==> flow/design.v <==
`timescale 1ns / 1ps
module clock_div  #(
	parameter int COUNT_VAL = 1)(
    input logic clock,
    input logic reset,
    output logic div_clock,
    output logic tick
    );
logic [$clog2(COUNT_VAL):0] count;
localparam COUNT_VAL_n = COUNT_VAL / 2;
assign tick = (count == COUNT_VAL_n - 1) && (div_clock == 1'b0);
always_ff @(posedge clock or posedge reset)
    begin
        if(reset) begin
           count <= 'b0;
           div_clock <= 'b0;
         end
         else if (count == COUNT_VAL_n -1) begin
           count <= 'b0;
           div_clock <= ~div_clock;
         end
         else begin
           count <= count +1;
           div_clock <= div_clock; 
         end
    end
endmodule
`timescale 1ns / 1ps
module vga_controller #( 
    parameter h_actv_pixel = 640,
    parameter h_sync_pulse = 96,
    parameter h_back_porch = 48,
    parameter h_front_porch = 16,
    parameter h_sync_pol = 0,
    parameter v_actv_pixel = 480,
    parameter v_sync_pulse = 2,
    parameter v_back_porch = 33,
    parameter v_front_porch = 10,
    parameter v_sync_pol = 0    
)(
    input logic clk,    
    input logic ce,     
    input logic reset,  
    output logic h_sync,  
    output logic v_sync,  
    output logic [11:0] h_counter_out,  
    output logic [11:0] v_counter_out,  
    output logic disp_enable   
    );
    localparam v_tot_pixel = v_sync_pulse + v_back_porch + v_actv_pixel + v_front_porch;
    localparam h_tot_pixel = h_sync_pulse + h_back_porch + h_actv_pixel + h_front_porch;
    localparam beg_of_v_sync = v_actv_pixel + v_front_porch ;
    localparam end_of_v_sync = v_sync_pulse + v_actv_pixel + v_front_porch -1 ;
    localparam beg_of_h_sync = h_actv_pixel + h_front_porch ;
    localparam end_of_h_sync = h_sync_pulse + h_actv_pixel + h_front_porch -1 ;
    logic [11:0]  v_counter;
    logic [11:0]  h_counter;
    always_ff @(posedge clk or  posedge reset )begin
        if (reset)begin     
            v_counter <= 0;  
            h_counter <= 0;
            h_sync <= ~h_sync_pol;
            v_sync <= ~v_sync_pol;
            h_counter_out <= 0;
            v_counter_out <= 0;
        end
        else if (ce) begin
            h_counter_out <= h_counter;
            v_counter_out <= v_counter;
            if (h_counter < (h_tot_pixel-1))begin
                h_counter <= h_counter + 1 ;
            end
            else begin
                h_counter <= 0;
                if (v_counter < (v_tot_pixel -1))
                    v_counter <= v_counter + 1 ;
                else 
                    v_counter <= 0;
            end
            if(h_counter >= beg_of_h_sync && h_counter <= end_of_h_sync)begin
                h_sync <= h_sync_pol; 
            end           
            else begin
                h_sync <= ~h_sync_pol;
            end
            if (v_counter >= beg_of_v_sync && v_counter <= end_of_v_sync)
                v_sync <= v_sync_pol;
            else
                v_sync <= ~v_sync_pol;
        end
    end 
    always_ff @(posedge clk or  posedge reset)begin
        if(reset)begin
            disp_enable <= 0;
        end
        else if (ce) begin
            if ((v_counter <= v_actv_pixel-1) & (h_counter <= h_actv_pixel-1) )
                disp_enable <= 1;
            else 
                disp_enable <= 0; 
            end
    end
endmodule
`timescale 1ns / 1ps
module line_drawer(
    input logic [11:0] nx0,ny0,nx1,ny1,
    input logic  disp_en,
    input logic [11:0] v_cntr,
    input logic [11:0] h_cntr,
    input logic clk,
    input logic ce,
    input logic rst, 
    input logic Vsync,
    output logic [11:0] y, x
    );
    logic [11:0] x0;
    logic [11:0] y0;
    logic [11:0] x1;
    logic [11:0] y1;
    logic [11:0] n,w;
    logic [11:0] w0,n0,w1,n1;
    localparam logic [1:0] set_drawer = 2'd0;
    localparam logic [1:0] loop_drawer = 2'd1;
    localparam logic [1:0] low_high = 2'd2;
    localparam logic [1:0] reset_state = 2'd3;
    logic [1:0] drw_s;  
    logic [11:0] dw,dn;
    int  D;
    localparam int offset_D = 32'hffff;
    logic [11:0] w_cntr;
    logic low_or_high;   
    logic n_dir ; 
    always_ff @(posedge clk or posedge rst)begin
            if(rst)begin
                x0 <= 12'd2;
                y0 <= 12'd7;
                x1 <= 12'd9;
                y1 <= 12'd2;
                w0 <= 'd0;
                n0 <= 'd0;
                w1 <= 'd0;
                n1 <= 'd0;
                n <= 'd0;
                w <= 'd0;
                dw <= 'd0;
                dn <= 'd0;
                D <= 0;
                n_dir <= 1'b0;
                low_or_high <= 1'b0;
                x <= 12'hfff;
                y <= 12'hfff;
                w_cntr <= 'd0;
                drw_s <= low_high;
            end 
            else if (ce) begin
                case(drw_s) 
                    low_high:begin
                                if(x0 >  x1 && y0 > y1 )begin
                                    if((x0 - x1) > (y0 - y1))begin
                                        low_or_high <= 1'b1 ;
                                    end
                                    else begin
                                        low_or_high <= 1'b0 ;
                                    end
                                end
                                else if(x0 >  x1 && y0 < y1 )begin
                                    if((x0 - x1) > (y1 - y0))begin
                                        low_or_high <= 1'b1 ;
                                    end
                                    else begin
                                        low_or_high <= 1'b0 ;
                                    end
                                end
                                else if(x0 <  x1 && y0 > y1 )begin
                                    if((x1 - x0) > (y0 - y1))begin
                                        low_or_high <= 1'b1 ;
                                    end
                                    else begin
                                        low_or_high <= 1'b0 ;
                                    end
                                end
                                else if(x0 <  x1 && y0 < y1 )begin
                                    if((x1 - x0) > (y1 - y0))begin
                                        low_or_high <= 1'b1 ;
                                    end
                                    else begin
                                        low_or_high <= 1'b0 ;
                                    end
                                end 
                                drw_s <= set_drawer;                                                                                            
                            end
                    set_drawer:begin
                                    if(low_or_high == 1'b1)begin  
                                        if(x0 > x1)begin 
                                            {w0, n0, w1, n1} <= {x1,y1,x0,y0}; 
                                            dw <= x0 - x1;
                                            if(y0 > y1) begin
                                                dn <= y0 - y1;
                                                D <= 2*(y0 - y1) - (x0 - x1) + offset_D; 
                                                n_dir <= 1'b0;  
                                            end
                                            else begin
                                                dn <= y1 - y0;
                                                D <= 2*(y1 - y0) - (x0 - x1) + offset_D; 
                                                n_dir <= 1'b0;  
                                            end
                                            n <= y1;
                                            w <= x1; 
                                            w_cntr <= 'd0;
                                            drw_s <= loop_drawer;
                                        end
                                        else begin
                                            {w0, n0, w1, n1} <= {x0,y0,x1,y1}; 
                                            dw <= x1 - x0;
                                            if(y1 > y0) begin
                                                dn <= y1 - y0;
                                                D <= 2*(y1 - y0) - (x1 - x0) + offset_D;
                                                n_dir <= 1'b1;  
                                            end
                                            else begin
                                                dn <= y0 - y1;
                                                D <= 2*(y0 - y1) - (x1 - x0) + offset_D;
                                                n_dir <= 1'b0;  
                                            end
                                            n <= y0;
                                            w <= x0; 
                                            w_cntr <= 'd0;
                                            drw_s <= loop_drawer;
                                        end
                                    end
                                    else begin     
                                        if(y0 > y1)begin 
                                           {w0, n0, w1, n1} <= {y1,x1,y0,x0}; 
                                           dw <= y0 - y1; 
                                           if(x0 > x1) begin
                                               dn <= x0 - x1;
                                               n_dir <= 1'b0;  
                                               D <= 2*(x0 - x1) - (y0 - y1) + offset_D;
                                           end
                                           else begin
                                               dn <= x1 - x0;
                                               n_dir <= 1'b1;  
                                               D <= 2*(x1 - x0) - (y0 - y1) + offset_D;
                                           end
                                           n <= x0;
                                           w <= y1; 
                                           w_cntr <= 'd0;
                                           drw_s <= loop_drawer;
                                        end
                                        else begin  
                                            {w0, n0, w1, n1} <= {y0,x0,y1,x1}; 
                                            dw <= y1 - y0;
                                            if(x0 > x1) begin
                                              dn <= x0 - x1;
                                              n_dir <= 1'b0;  
                                              D <= 2*(x0 - x1) - (y1 - y0) + offset_D;
                                            end
                                            else begin
                                              dn <= x1 - x0;
                                              n_dir <= 1'b1;  
                                              D <= 2*(x1 - x0) - (y1 - y0) + offset_D;
                                            end
                                            n <= x0;
                                            w <= y0; 
                                            w_cntr <= 'd0;
                                            drw_s <= loop_drawer;
                                        end
                                    end
                                end
                    loop_drawer:begin
                                    if(low_or_high == 1'b1)
                                        {x,y} <= {w,n};
                                    else
                                        {x,y} <= {n,w};
                                    if(  (low_or_high == 1'b1) && (h_cntr +1 == w0 + w_cntr) ||    ((low_or_high == 1'b0) && (v_cntr == w0 + w_cntr && h_cntr > n ) ))begin  
                                        w_cntr <= w_cntr + 1;  
                                        w <= w + 1;
                                        if( D > (12'd0 + offset_D) )begin   
                                            if(n_dir == 1'b0)begin 
                                                n <= n - 1;
                                            end
                                            if(n_dir == 1'b1)begin 
                                                n <= n + 1; 
                                            end
                                            D <= D - 2*dw  + 2*dn;
                                        end
                                        else begin
                                        D <= D + 2*dn;
                                        end
                                    end 
                                    if(((low_or_high == 1'b1) && (w_cntr + w0 == w1)) ||    ((low_or_high == 1'b0) && (w_cntr + w0 == w1+1))) begin  
                                        w_cntr <= 'd0; 
                                        n <= n0;
                                        w <= w0;
                                        drw_s <= set_drawer;   
                                    end
                                end
                endcase        
                if(x0 != nx0 || y0 != ny0 || x1 != nx1 || y1 != ny1)begin
                    {x0, y0, x1, y1} <= {nx0, ny0, nx1, ny1};
                    drw_s <= low_high;
                end
            end
        end
endmodule
`timescale 1ns / 1ps
module drawing_line_top(
    input logic clk,
    input logic rst,
    output logic Hsync,
    output logic Vsync,
    output logic [3:0] vgaRed,
    output logic [3:0] vgaGreen,
    output logic [3:0] vgaBlue,
    input logic [11:0] x0,y0,x1,y1,
    output logic disp_en,
    output logic vga_clk,
    output logic [11:0] v_cntr, h_cntr
    );
    logic  vga_clk_buff;
    logic  vga_ce;
    clock_div#(4) vga_clk_mod(.clock(clk), .reset(rst), .div_clock(vga_clk_buff), .tick(vga_ce) ); 
    logic [11:0] v_cntr_buff, h_cntr_buff;
    logic Hsync_buff, Vsync_buff, disp_en_buff;   
    vga_controller#(
         .h_actv_pixel(50), 
         .h_sync_pulse(2),
         .h_back_porch(1),
         .h_front_porch(3),
         .h_sync_pol(0),
         .v_actv_pixel(60),
         .v_sync_pulse(1),
         .v_back_porch(1),
         .v_front_porch(1),
         .v_sync_pol(0)
    ) vgatxt(.clk(clk), .ce(vga_ce), .reset(rst), .h_sync(Hsync_buff), .v_sync(Vsync_buff), .h_counter_out(h_cntr_buff), .v_counter_out(v_cntr_buff), .disp_enable(disp_en_buff));
    logic [11:0] pix_y,pix_x;  
    line_drawer drw1(.nx0(x0), .nx1(x1),.disp_en(disp_en_buff), .rst(rst), .Vsync(Vsync_buff), .ny0(y0), .ny1(y1), .v_cntr(v_cntr_buff), .h_cntr(h_cntr_buff), .clk(clk), .ce(vga_ce), .y(pix_y), .x(pix_x)); 
    logic [3:0] red_r, green_r, blue_r;  
    assign {vgaRed, vgaGreen, vgaBlue} = {red_r, green_r, blue_r}; 
    always_ff @(posedge clk or posedge rst)begin
        if (rst) begin
            {red_r, green_r, blue_r} <= {4'b0 ,4'b0 , 4'b0};
        end
        else if (vga_ce) begin
            if (( (h_cntr_buff == pix_x && v_cntr_buff == pix_y ))&& disp_en_buff == 1'b1 )begin
                {red_r, green_r, blue_r} <= {4'hf,4'b0,4'b0};
            end  
            else if (disp_en_buff == 1'b1) begin
                {red_r, green_r, blue_r} <= {4'b1111,4'b1111,4'b1111};
            end
            else begin
                {red_r, green_r, blue_r} <= {4'b0 ,4'b0 , 4'b0}; 
            end
        end
    end
    assign vga_clk = vga_clk_buff;
    always_ff @(posedge clk or posedge rst)begin
        if (rst) begin
            v_cntr <= 12'd0;
            h_cntr <= 12'd0;
            Vsync <= 1'b1;
            Hsync <= 1'b1;
            disp_en <= 1'b0;
        end
        else if (vga_ce) begin
            v_cntr <= v_cntr_buff;
            h_cntr <= h_cntr_buff;
            Vsync <= Vsync_buff;
            Hsync <= Hsync_buff;
            disp_en <= disp_en_buff;
        end
    end
endmodule
**Tool chain data of drawing_line_top**

The steps from the RTL of drawing_line_top to its reports follow in flow order.
Line numbers count from 1 in the design file above.
Operators carry their Yosys type and port widths (W data, S select, Z words).
Not given: --

- Top: drawing_line_top
- Clock: clk
- Cell library: sky130hd
- Timing corner: tt_025C_1v80

**Word level**

Counts by Yosys on the flattened word-level netlist (proc, flatten, opt, wreduce; memories kept). Register bits leave out memories and registers merged into their read ports (data or address). Print and check cells are left out.

- $add $sub $neg: 38
- Magnitude comparators: 19
- Equal/unequal tests: 17
- Muxes and demuxes: 63
- Bitwise operators: 4
- Reductions and logical operators: 32

Operator list:

| cell | number |
|---|---|
| $mux W12 | 28 |
| $mux W32 | 9 |
| $add A32 B16 Y32 const B | 8 |
| $sub A32 B32 Y32 | 8 |
| $gt A12 B12 Y1 | 8 |
| $pmux W12 S2 | 3 |
| $add A32 B13 Y32 | 2 |
| $eq A32 B32 Y1 | 2 |
| $pmux W32 S2 | 1 |
| $add A12 B1 Y12 const B | 5 |
| $sub A12 B12 Y13 | 4 |
| $sub A12 B12 Y12 | 4 |
| $eq A12 B12 Y1 | 4 |
| $ne A12 B12 Y1 | 4 |
| $le A12 B6 Y1 const B | 4 |
| $sub A32 B13 Y32 | 1 |
| $gt A32 B16 Y1 const B | 1 |
| $add A12 B1 Y13 const B | 2 |
| $lt A12 B12 Y1 | 2 |
| $ge A12 B6 Y1 const B | 2 |
| $lt A12 B6 Y1 const B | 2 |
| $mux W1 | 15 |
| $logic_and A1 B1 Y1 | 14 |
| $add A12 B12 Y13 | 1 |
| $sub A12 B1 Y12 const B | 1 |
| $add A12 B12 Y12 | 1 |
| $reduce_and A3 Y1 | 4 |
| $mux W4 | 3 |

Not listed: further kinds 17, cells in them 30.

- Flip-flop bits (word level): 294
- Input port bits: 50

**Depth**

Depth = most cells in a row (Yosys ltp): at word level without a register or memory, in the mapped netlist without a sequential cell, where the memories' decode and read muxes count.

- Word-level depth: 8
- ABC_AREA: 0
- Gate-level depth with buffers: 25

**Mapped cells and area**

The flow's flattened synthesis, as Yosys stat reports it; memories are mapped. The netlist is that of the ABC_AREA named above (0 if unset); the other value can give another one.
Totals and module areas in this step are rounded.

- Mapped cells: 3915
- Chip area (Yosys): 30870 um^2
- Mapped flip-flops: 289
- Buffers: 205

Cells by type:

| cell type | number | total area (um^2) |
|---|---|---|
| sky130_fd_sc_hd__dfrtp_1 | 253 | 6.33E+03 |
| sky130_fd_sc_hd__ha_1 | 363 | 4.54E+03 |
| sky130_fd_sc_hd__nand2_1 | 556 | 2.09E+03 |
| sky130_fd_sc_hd__xnor2_1 | 215 | 1.88E+03 |
| sky130_fd_sc_hd__o21ai_0 | 328 | 1.64E+03 |
| sky130_fd_sc_hd__a21oi_1 | 264 | 1.32E+03 |
| sky130_fd_sc_hd__nor2_1 | 291 | 1.09E+03 |
| sky130_fd_sc_hd__xor2_1 | 114 | 998.458 |
| sky130_fd_sc_hd__dfstp_2 | 36 | 945.907 |
| sky130_fd_sc_hd__inv_1 | 229 | 859.574 |
| sky130_fd_sc_hd__clkbuf_1 | 159 | 596.822 |
| sky130_fd_sc_hd__a21o_1 | 79 | 593.069 |
| sky130_fd_sc_hd__fa_1 | 28 | 560.538 |
| sky130_fd_sc_hd__o211ai_1 | 69 | 517.997 |
| sky130_fd_sc_hd__a211oi_1 | 60 | 450.432 |
| sky130_fd_sc_hd__mux2i_1 | 43 | 430.413 |
| sky130_fd_sc_hd__nand3_1 | 77 | 385.37 |
| sky130_fd_sc_hd__nand4_1 | 55 | 344.08 |

Not listed: further types 83, cells in them 696.
The figures by module come from a second, unflattened synthesis with its own total; it is not the netlist above.

- Cell total of the unflattened synthesis: 3488
- Area (unflattened synthesis): 29130 um^2

Each row is one instance without its submodules.

Modules:

| module | times used | cells | area (um^2) |
|---|---|---|---|
| line_drawer | 1 | 3168 | 25260 |
| vga_controller | 1 | 198 | 2291 |
| drawing_line_top | 1 | 109 | 1414 |
| clock_div (COUNT_VAL=4) | 1 | 13 | 161.4 |

**Worst setup path after synthesis**

Path of least setup slack by OpenSTA after synthesis, without wires, with an ideal clock, recovery checks aside; 20% of the period is set as input and as output delay. Where synthesis merged equal registers, the netlist keeps one of their names.

- Path kind: register to register
- Start point: register drw1.y1[1]
- End point: register drw1.D[16]
- Clock period: 10.0 ns
- Arrival: 4.712 ns
- Required time: 9.914 ns
- Slack: 5.202 ns
- Delay of the path: 4.798 ns
- Stages: 21
- Path buffers: 0
- Period reached after synthesis: 4.798 ns

"delay of the path" = arrival - input delay + setup time.
"stages": output pins that drive a net of the path, with the launching flip-flop's if there is one; two outputs of one cell count as two.
"period reached after synthesis" is the clock period less the worst setup slack; recovery checks do not enter. This is arithmetic on one report: input and output delays are still those of the set period (20% each).
The rows between start and end are the longest chain of elaborated cells between them; the timing report does not say that the signal goes this way. Where chains are equally long, one stands for them.
A line is the first line of the expression or statement that the cell stems from. Yosys adds cells for indexed reads and writes and turns some case tables into memories.
At most two assigning lines are given for a register; there are more.

- Path through: sky130_fd_sc_hd__dfstp_2 sky130_fd_sc_hd__inv_1 sky130_fd_sc_hd__ha_1 sky130_fd_sc_hd__nor2b_1 sky130_fd_sc_hd__o21ai_0 sky130_fd_sc_hd__nand2_1 sky130_fd_sc_hd__a21o_1 sky130_fd_sc_hd__a21oi_1 sky130_fd_sc_hd__xor2_1 sky130_fd_sc_hd__ha_1 sky130_fd_sc_hd__ha_1 sky130_fd_sc_hd__or2_2 sky130_fd_sc_hd__a21oi_1 sky130_fd_sc_hd__a211oi_1 sky130_fd_sc_hd__or3_1 sky130_fd_sc_hd__a221oi_1 sky130_fd_sc_hd__xnor2_1 sky130_fd_sc_hd__a21oi_1 sky130_fd_sc_hd__o21ai_0 sky130_fd_sc_hd__o211ai_1 sky130_fd_sc_hd__a32oi_1
- Length of the longest elaborated chain: 7
- Elaborated cells on any way between the ends: 28

RTL lines, path post-synthesis:

| element | line | RTL |
|---|---|---|
| start, declared | 119 | `logic [11:0] y1;` |
| start, assigned | 138 | `y1 <= 12'd2;` |
| $sub A12 B12 Y13 | 261 | `D <= 2*(x1 - x0) - (y1 - y0) + offset_D;` |
| $sub A32 B32 Y32 | 261 |  |
| $add A32 B16 Y32 | 261 |  |
| $mux W32 | 253 | `if(x0 > x1) begin` |
| $mux W32 | 232 | `if(y0 > y1)begin` |
| $mux W32 | 193 | `if(low_or_high == 1'b1)begin` |
| $pmux W32 S2 | 156 | `case(drw_s)` |
| end, assigned | 199 | `D <= 2*(y0 - y1) - (x0 - x1) + offset_D;` |
| end, assigned | 204 | `D <= 2*(y1 - y0) - (x0 - x1) + offset_D;` |
| end, declared | 128 | `int  D;` |

**Path in the finished layout**

From the final timing report of stored run 1: the path of least setup slack in the routed layout; clock arrival at registers is part of the times.

- Path kind: register to register
- Start point: register drw1.x1[0]
- End point: register drw1.D[17]
- Clock period: 8.38 ns
- Arrival: 6.22 ns
- Required time: 8.86 ns
- Slack: 2.64 ns
- Stages: 21
- Path buffers: 0

The rows between start and end are the longest chain of elaborated cells between them; the timing report does not say that the signal goes this way. Where chains are equally long, one stands for them.
At most two assigning lines are given for a register; there are more.

- Path through: sky130_fd_sc_hd__dfstp_2 sky130_fd_sc_hd__inv_1 sky130_fd_sc_hd__ha_1 sky130_fd_sc_hd__inv_1 sky130_fd_sc_hd__fa_1 sky130_fd_sc_hd__a21oi_1 sky130_fd_sc_hd__o22ai_1 sky130_fd_sc_hd__o41ai_1 sky130_fd_sc_hd__o21ai_0 sky130_fd_sc_hd__a21o_1 sky130_fd_sc_hd__a21o_1 sky130_fd_sc_hd__inv_1 sky130_fd_sc_hd__ha_1 sky130_fd_sc_hd__ha_1 sky130_fd_sc_hd__or4bb_1 sky130_fd_sc_hd__or4_1 sky130_fd_sc_hd__nand3_1 sky130_fd_sc_hd__o31a_1 sky130_fd_sc_hd__a21oi_1 sky130_fd_sc_hd__a22o_1 sky130_fd_sc_hd__o21ai_0
- Length of the longest elaborated chain: 7
- Elaborated cells on any way between the ends: 27

RTL lines, path after layout:

| element | line | RTL |
|---|---|---|
| start, declared | 118 | `logic [11:0] x1;` |
| start, assigned | 137 | `x1 <= 12'd9;` |
| $sub A12 B12 Y13 | 261 | `D <= 2*(x1 - x0) - (y1 - y0) + offset_D;` |
| $sub A32 B32 Y32 | 261 |  |
| $add A32 B16 Y32 | 261 |  |
| $mux W32 | 253 | `if(x0 > x1) begin` |
| $mux W32 | 232 | `if(y0 > y1)begin` |
| $mux W32 | 193 | `if(low_or_high == 1'b1)begin` |
| $pmux W32 S2 | 156 | `case(drw_s)` |
| end, assigned | 199 | `D <= 2*(y0 - y1) - (x0 - x1) + offset_D;` |
| end, assigned | 204 | `D <= 2*(y1 - y0) - (x0 - x1) + offset_D;` |
| end, declared | 128 | `int  D;` |

==> results <==
Measured data: module drawing_line_top, platform sky130hd, 3 stored runs of the flow under differing settings, order arbitrary. Input and output delays are each 20% of the period that was set; the output load is 0.01 pF.
"clock period reached" is the run's clock period less its worst setup slack. It is reckoned from that one timing run; input and output delays stay at 20% of the period that was set.
"critical setup path time" = time allowed to the worst setup path (clock period - input delay - output delay, where it has them) - its slack; a late launch clock adds to it, a late capture clock takes from it.
"power" is the tool's figure for a default switching activity; nothing was simulated.
Results are given in rounded form.
A setting shown as -- is not set for that run.
Results: -- = not shown.

| name | stored run 1 | stored run 2 | stored run 3 |
|---|---|---|---|
| CAP_MARGIN | 10 | 35 | 15 |
| CORE_MARGIN | 2 | 7 | 10 |
| CORE_UTILIZATION | 27 | 65 | 65 |
| CTS_CLUSTER_DIAMETER | 397 | -- | -- |
| MIN_ROUTING_LAYER | met1 | -- | -- |
| PLACE_DENSITY_LB_ADDON | 0.26 | 0.01 | 0.01 |
| SETUP_SLACK_MARGIN | -0.64 | -- | -- |
| TNS_END_PERCENT | 75 | 30 | 65 |
| period_ns | 8.38 | 4.59 | 4.59 |
| SLEW_MARGIN | 20 | 30 | 30 |
| ABC_AREA | -- | 0 | 0 |
| CELL_PAD_IN_SITES_GLOBAL_PLACEMENT | -- | 2 | 2 |
| CORE_ASPECT_RATIO | -- | 0.55 | 0.55 |
| GPL_TIMING_DRIVEN | -- | 1 | 1 |
| MAX_ROUTING_LAYER | -- | met5 | met5 |
| power (mW) | 9.038 | -- | -- |
| post-layout utilization | 0.304 | -- | -- |
| synthesis area (um^2) | 30870 | -- | -- |
| critical setup path time (ns) | 5.74 | -- | -- |
| kind of the worst setup path | register to register | -- | -- |
| worst setup slack after layout (ns) | 2.636 | -- | -- |
| total negative slack on setup checks (ns) | 0.000 | -- | -- |
| total die area (um^2) | 117000 | -- | -- |
| clock period reached (ns) | 5.744 | -- | -- |
| worst hold slack in the final report (ns) | 0.462 | -- | -- |
| standard-cell area after routing (um^2) | 34650 | -- | -- |

Stored run 2: no final report: placement broke off with FLW-0024
Stored run 3: no final report: placement broke off with FLW-0024
